==> flow/design.v <==
module a23_multiply (
input                       i_clk,
input                       i_rst,           
input                       i_fetch_stall,
input       [31:0]          i_a_in,          
input       [31:0]          i_b_in,          
input       [1:0]           i_function,
input                       i_execute,
output      [31:0]          o_out,
output      [1:0]           o_flags,         
output reg                  o_done           
);
wire        enable;
wire        accumulate;
wire [33:0] multiplier;
wire [33:0] multiplier_bar;
wire [33:0] sum;
wire [33:0] sum34_b;
reg  [5:0]  count;
reg  [5:0]  count_nxt;
reg  [67:0] product;
reg  [67:0] product_nxt;
reg  [1:0]  flags_nxt;
wire [32:0] sum_acc1;            
assign enable         = i_function[0];
assign accumulate     = i_function[1];
assign multiplier     =  { 2'd0, i_a_in} ;
assign multiplier_bar = ~{ 2'd0, i_a_in} + 34'd1 ;
assign sum34_b        =  product[1:0] == 2'b01 ? multiplier     :
                         product[1:0] == 2'b10 ? multiplier_bar :
                                                 34'd0          ;
    assign sum =  product[67:34] + sum34_b;
    assign sum_acc1 = {1'd0, product[32:1]} + {1'd0, i_a_in};
always @*
    begin
    count_nxt           = count;
    product_nxt         = product;
    flags_nxt   = { product[32], product[32:1] == 32'd0 }; 
    if ( count == 6'd0 )
        product_nxt = {33'd0, 1'd0, i_b_in, 1'd0 } ;
    else if ( count <= 6'd33 )
        product_nxt = { sum[33], sum, product[33:1]} ;
    else if ( count == 6'd34 && accumulate )
        begin
        product_nxt         = { product[64:33], sum_acc1[31:0], 1'd0};  
        end
    if (count == 6'd0)   
        count_nxt   = enable ? 6'd1 : 6'd0;
    else if ((count == 6'd34 && !accumulate) ||   
             (count == 6'd35 &&  accumulate)  )   
        count_nxt   = 6'd0;
    else
        count_nxt   = count + 1'd1;
    end
always @ ( posedge i_clk )
    if ( i_rst )
        begin
        count           <= 6'd0;
        o_done          <= 1'd0;
        end
    else if ( !i_fetch_stall )
        begin
        count           <= i_execute ? count_nxt          : count;           
        product         <= i_execute ? product_nxt        : product;        
        o_done          <= i_execute ? count == 6'd31     : o_done;          
        end
assign o_out   = product[32:1]; 
assign o_flags = flags_nxt;
endmodule
module amber_mul (
input                       i_clk,
input                       i_rst,           
input                       i_start,
input                       i_accumulate,    
input       [31:0]          i_a,             
input       [31:0]          i_b,             
input       [31:0]          i_c,             
output                      o_ready,
output                      o_done,
output      [31:0]          o_result,
output      [1:0]           o_flags          
);
reg         busy;
reg         acc_q;
reg  [31:0] a_q;
reg  [31:0] c_q;
reg         done_d1;
reg         done_d2;
reg         done_d3;
wire        mult_done;
wire        take;
wire [31:0] mult_a;
wire [1:0]  mult_function;
assign take          = i_start && !busy;
assign o_ready       = !busy;
assign mult_a        = done_d2 ? c_q : a_q;
assign mult_function = busy ? { acc_q, 1'd0 } : { i_accumulate, take };
always @ ( posedge i_clk )
    if ( take )
        begin
        acc_q <= i_accumulate;
        a_q   <= i_a;
        c_q   <= i_c;
        end
always @ ( posedge i_clk )
    if ( i_rst )
        begin
        busy    <= 1'd0;
        done_d1 <= 1'd0;
        done_d2 <= 1'd0;
        done_d3 <= 1'd0;
        end
    else
        begin
        busy    <= take ? 1'd1 : ( o_done ? 1'd0 : busy );
        done_d1 <= mult_done;
        done_d2 <= done_d1;
        done_d3 <= done_d2 && acc_q;
        end
assign o_done = busy && ( acc_q ? done_d3 : done_d2 );
a23_multiply u_multiply (
    .i_clk          ( i_clk          ),
    .i_rst          ( i_rst          ),
    .i_fetch_stall  ( 1'd0           ),
    .i_a_in         ( mult_a         ),
    .i_b_in         ( i_b            ),
    .i_function     ( mult_function  ),
    .i_execute      ( 1'd1           ),
    .o_out          ( o_result       ),
    .o_flags        ( o_flags        ),
    .o_done         ( mult_done      )
);
endmodule
[Reports on amber_mul]
The steps from the RTL of amber_mul to its reports follow in flow order.
Line numbers count from 1 in the design file above.
Operators: Yosys type, input widths -> output width; for muxes data width and select width s.
Library cell names are shortened.
Not given: n/a
Design
  top: amber_mul
  clock port: i_clk
  cell library: sky130hd
  library corner: tt_025C_1v80

[Word level]
Source: Yosys, flattened and elaborated, memories not mapped. Widths are those after wreduce. Registers that Yosys merges into a memory's read port (data or address) are not register bits. Print and check cells do not count. Equal cells are merged and count once.
Word-level totals
  elaborated cells: 50
  flip-flop bits (word level): 144
Operators by class
  add/subtract/negate cells: 4
  reductions and logical operators: 14
  order comparisons: 1
  eq/ne operators: 5
  mux-type cells: 13
  bitwise operators: 2
Operators by type and width (number)
  $mux 68: 2
  $mux 34: 2
  $not 32->34: 1
  $add 34x1->34 const B: 1
  $add 34x34->34: 1
  $mux 33: 1
  $add 32x32->32: 1
  $logic_not 32->1: 1
  $mux 32: 1
  $eq 6x6->1 const B: 2
  $mux 6: 2
  $logic_and 1x1->1: 6
  $add 6x1->6 const B: 1
  $eq 6x5->1 const B: 1
  $le 6x6->1 const B: 1
  $logic_not 6->1: 1
  $mux 1: 4
  $reduce_bool 3->1: 1
  $logic_not 1->1: 2
  $eq 2x1->1 const B: 1
  $eq 2x2->1 const B: 1
  $reduce_and 2->1: 1
  $reduce_bool 2->1: 1
  $mux 2: 1
  $logic_or 1x1->1: 1
  $not 1->1: 1

[Depth]
Yosys ltp: most cells in a row. Word level: on the elaborated netlist, between registers, memories and ports. Mapped: between sequential cells and ports; inverters and the memories' decode and read muxes count.
Logic depth
  depth after elaboration: 8
  ABC_AREA: 0
  gate-level depth with buffers: 26
  mapped depth without buffers: 19

[Synthesis result]
Yosys stat after the flow's synthesis: flattened, memories mapped to cells. It holds for the ABC_AREA given above (unset counts as 0); a run with the other value may have another netlist.
Synthesis totals
  cell area after synthesis: 10203.5 um^2
  mapped flip-flops: 143
  mapped cells: 1020
Cells by type (number)
  edfxtp_1: 132
  ha_1: 69
  xnor2_1: 50
  o21ai_0: 65
  a21oi_1: 63
  mux2i_1: 29
  nor2_1: 70
  buf_4: 33
  xor2_1: 27
  a21o_1: 30
  dfxtp_1: 11
  a22oi_1: 24
  nand2_1: 48
  inv_1: 47
  nor3_1: 33
  o22ai_1: 26
  nand3_1: 22
  nand2b_1: 17
Other cell types: 56; their cells: 224.
By module: a second synthesis without flattening, with its own total; a netlist apart from the flattened one above.
Unflattened totals
  cell total of the unflattened synthesis: 1052
  area (unflattened synthesis): 10432.5 um^2
Rows give one instance, submodules left out.
By module
  a23_multiply: instances 1, cells 934, sequential area 2152.1 um^2, area 7780.0 um^2
  amber_mul: instances 1, cells 118, sequential area 2031.9 um^2, area 2652.5 um^2

[Path before layout]
Path of least setup slack by OpenSTA after synthesis, without wires, with an ideal clock, recovery checks aside; 20% of the period is set as input and as output delay. Where synthesis merged equal registers, the netlist keeps one of their names.
Path post-synthesis
  path type: reg-to-reg
  start point: register done_d2
  end point: register (name not given)
  time at the first pin: 0.000 ns
  data required time: 4.734 ns
  data arrival time: 5.672 ns
  delay of the path: 5.938 ns
  setup slack: -0.938 ns
  driving pins on the path: 27
  clock period: 5.0 ns
  synthesis period reached: 5.938 ns
"delay of the path" is the arrival time less input delay plus setup time.
"driving pins on the path": output pins that drive a net of the path, with the launching flip-flop's if there is one; two outputs of one cell count as two.
"synthesis period reached" is the clock period less the worst setup slack; recovery checks do not enter. This is arithmetic on one report: input and output delays are still those of the set period (20% each).
Between the ends stands the longest chain of elaborated cells between them, by number of cells; it is not shown to be the way that was timed. Of several equally long chains one is given.
A line is the first line of the expression or statement that the cell stems from. Yosys adds cells for indexed reads and writes and turns some case tables into memories.
On the way, post-synthesis
  cells stage by stage: dfxtp_1 > buf_6 > buf_12 > buf_6 > buf_2 > buf_2 > buf_1 > mux2i_1 > ha_1 > o211ai_2 > or4_4 > nor2b_4 > nand3_4 > a2111oi_4 > xnor2_1 > o22ai_1 > ha_1 > clkbuf_1 > a21oi_1 > o21ai_0 > a21o_1 > a21o_1 > a21oi_1 > o211ai_1 > a31oi_1 > xor2_1 > nor2_1
  length of the longest elaborated chain: 7
  elaborated cells between the ends (all ways): 7
  RTL lines with such cells: 6
  those cells by class: 2 x add/sub; 4 x mux; 1 x logic
Ends and longest elaborated chain, post-synthesis
  start: declaration: RTL line 88  | reg         done_d2;
  start: assignment: RTL line 110  | done_d2 <= 1'd0;
  start: assignment: RTL line 117  | done_d2 <= done_d1;
  $mux 32: RTL line 96  | assign mult_a        = done_d2 ? c_q : a_q;
  $not 32->34: RTL line 28  | assign multiplier_bar = ~{ 2'd0, i_a_in} + 34'd1 ;
  $add 34x1->34: RTL line 28
  $mux 34: RTL line 30
  $mux 34: RTL line 29
  $add 34x34->34: RTL line 32
  $mux 68: RTL line 41  | else if ( count <= 6'd33 )
  end: assignment: RTL line 64
  end: declaration: RTL line 21

[Timing after layout]
Path of least setup slack in the final report of job 1 (OpenROAD, finished layout, wires in). Where an end is a register, its clock arrival counts in the times.
Path after layout
  path type: reg-to-reg
  start point: register done_d2
  end point: register (name not given)
  time at the first pin: 0.44 ns
  driving pins on the path: 27
  data arrival time: 5.32 ns
  data required time: 5.17 ns
  setup slack: -0.15 ns
  clock period: 5.0 ns
Between the ends stands the longest chain of elaborated cells between them, by number of cells; it is not shown to be the way that was timed. Of several equally long chains one is given.
On the way, after layout
  cells stage by stage: dfxtp_2 > buf_6 > buf_12 > buf_12 > buf_12 > buf_12 > buf_12 > mux2i_4 > ha_4 > o211ai_4 > or4_4 > nor2b_4 > nand3_4 > a2111oi_4 > xnor2_1 > o22ai_1 > ha_1 > clkbuf_8 > a21oi_4 > o21ai_2 > a21o_1 > a21o_1 > a21oi_2 > o211ai_1 > a31oi_1 > xor2_1 > nor2_1
  length of the longest elaborated chain: 7
  elaborated cells between the ends (all ways): 7
  RTL lines with such cells: 6
  those cells by class: 2 x add/sub; 4 x mux; 1 x logic
Ends and longest elaborated chain, after layout
  start: declaration: RTL line 88  | reg         done_d2;
  start: assignment: RTL line 110  | done_d2 <= 1'd0;
  start: assignment: RTL line 117  | done_d2 <= done_d1;
  $mux 32: RTL line 96  | assign mult_a        = done_d2 ? c_q : a_q;
  $not 32->34: RTL line 28  | assign multiplier_bar = ~{ 2'd0, i_a_in} + 34'd1 ;
  $add 34x1->34: RTL line 28
  $mux 34: RTL line 30
  $mux 34: RTL line 29
  $add 34x34->34: RTL line 32
  $mux 68: RTL line 41  | else if ( count <= 6'd33 )
  end: assignment: RTL line 64
  end: declaration: RTL line 21

3 stored runs of amber_mul in the flow (synthesis by Yosys, layout by OpenROAD, sky130hd cells), in arbitrary order. Constraints: input delay and output delay 20% of the set period each, output load 0.01 pF.
By "worst setup path time (ns)" is meant the share of the clock period that the worst setup path is allowed (20% is reserved at inputs, 20% at outputs), minus its slack. Clock arrival times at its registers enter into it.
By "finish__power__total" is meant OpenSTA's value without simulated activity: inputs other than the clock are taken to toggle once in ten clock periods, and the tool carries that through the logic.

Flow files of job 1
==> flow/run.sh <==
#!/bin/bash
# the make line also repeats the synthesis and layout settings of config.mk as NAME=value (left out here)
make -C /OpenROAD-flow-scripts/flow DESIGN_CONFIG=/design/flow/config.mk WORK_HOME=/design/flow/orfs CLKGATE_MAP_FILE= finish
==> flow/config.mk <==
export PLATFORM = sky130hd
export DESIGN_NAME = amber_mul
export DESIGN_NICKNAME = amber_mul
export VERILOG_FILES = /design/flow/design.v
export SDC_FILE = /design/flow/constraint.sdc
export NUM_CORES = 4
export LEC_CHECK = 0
export CAP_MARGIN = 20
export CORE_MARGIN = 2
export CORE_UTILIZATION = 40
export GPL_TIMING_DRIVEN = 0
export MAX_ROUTING_LAYER = met4
export PLACE_DENSITY_LB_ADDON = 0.23
export SETUP_SLACK_MARGIN = 0.35
export SLEW_MARGIN = 20
export TNS_END_PERCENT = 15
==> flow/constraint.sdc <==
create_clock -name core_clock -period 5.0 [get_ports {i_clk}]
set_input_delay 1.0000 -clock core_clock [delete_from_list [all_inputs] [get_ports {i_clk}]]
set_output_delay 1.0000 -clock core_clock [all_outputs]
set_load 0.01 [all_outputs]

report of job 1
yosys chip area after synthesis (um^2): 10203.5
finish__design__die__area: 26802.6
finish__design__instance__utilization: 0.5241
finish__timing__setup__ws: -0.151
finish__timing__hold__ws: 0.454
finish__power__total: 4.338e-03
worst setup path time (ns): 5.15
worst setup path kind: reg-to-reg

Flow files of job 2
==> flow/run.sh <==
#!/bin/bash
# the make line also repeats the synthesis and layout settings of config.mk as NAME=value (left out here)
make -C /OpenROAD-flow-scripts/flow DESIGN_CONFIG=/design/flow/config.mk WORK_HOME=/design/flow/orfs CLKGATE_MAP_FILE= finish
==> flow/config.mk <==
export PLATFORM = sky130hd
export DESIGN_NAME = amber_mul
export DESIGN_NICKNAME = amber_mul
export VERILOG_FILES = /design/flow/design.v
export SDC_FILE = /design/flow/constraint.sdc
export NUM_CORES = 4
export LEC_CHECK = 0
export CAP_MARGIN = 20
export CORE_ASPECT_RATIO = 0.55
export CORE_MARGIN = 2
export CORE_UTILIZATION = 41
export GPL_TIMING_DRIVEN = 0
export HOLD_SLACK_MARGIN = 0.25
export PLACE_DENSITY_LB_ADDON = 0.07
export SETUP_SLACK_MARGIN = 0.19
export SLEW_MARGIN = 20
==> flow/constraint.sdc <==
create_clock -name core_clock -period 4.81 [get_ports {i_clk}]
set_input_delay 0.9620 -clock core_clock [delete_from_list [all_inputs] [get_ports {i_clk}]]
set_output_delay 0.9620 -clock core_clock [all_outputs]
set_load 0.01 [all_outputs]

report of job 2
yosys chip area after synthesis (um^2): 10203.5
finish__design__die__area: 26221.4
finish__design__instance__utilization: 0.5576
finish__timing__setup__ws: -0.295
finish__timing__hold__ws: 0.440
finish__power__total: 4.667e-03
worst setup path time (ns): 5.11
worst setup path kind: reg-to-reg

Flow files of job 3
==> flow/run.sh <==
#!/bin/bash
# the make line also repeats the synthesis and layout settings of config.mk as NAME=value (left out here)
make -C /OpenROAD-flow-scripts/flow DESIGN_CONFIG=/design/flow/config.mk WORK_HOME=/design/flow/orfs CLKGATE_MAP_FILE= finish
==> flow/config.mk <==
export PLATFORM = sky130hd
export DESIGN_NAME = amber_mul
export DESIGN_NICKNAME = amber_mul
export VERILOG_FILES = /design/flow/design.v
export SDC_FILE = /design/flow/constraint.sdc
export NUM_CORES = 4
export LEC_CHECK = 0
export CAP_MARGIN = 0
export CELL_PAD_IN_SITES_GLOBAL_PLACEMENT = 0
export CORE_ASPECT_RATIO = 1.09
export CORE_MARGIN = 2
export CORE_UTILIZATION = 53
export CTS_CLUSTER_DIAMETER = 59
export CTS_CLUSTER_SIZE = 23
export GPL_ROUTABILITY_DRIVEN = 0
export MAX_ROUTING_LAYER = met4
export SLEW_MARGIN = 20
==> flow/constraint.sdc <==
create_clock -name core_clock -period 5.0 [get_ports {i_clk}]
set_input_delay 1.0000 -clock core_clock [delete_from_list [all_inputs] [get_ports {i_clk}]]
set_output_delay 1.0000 -clock core_clock [all_outputs]
set_load 0.01 [all_outputs]

report of job 3
yosys chip area after synthesis (um^2): 10203.5
finish__design__die__area: 20378.9
finish__design__instance__utilization: 0.6612
finish__timing__setup__ws: 0.188
finish__timing__hold__ws: 0.465
finish__power__total: 4.108e-03
worst setup path time (ns): 4.81
worst setup path kind: reg-to-reg
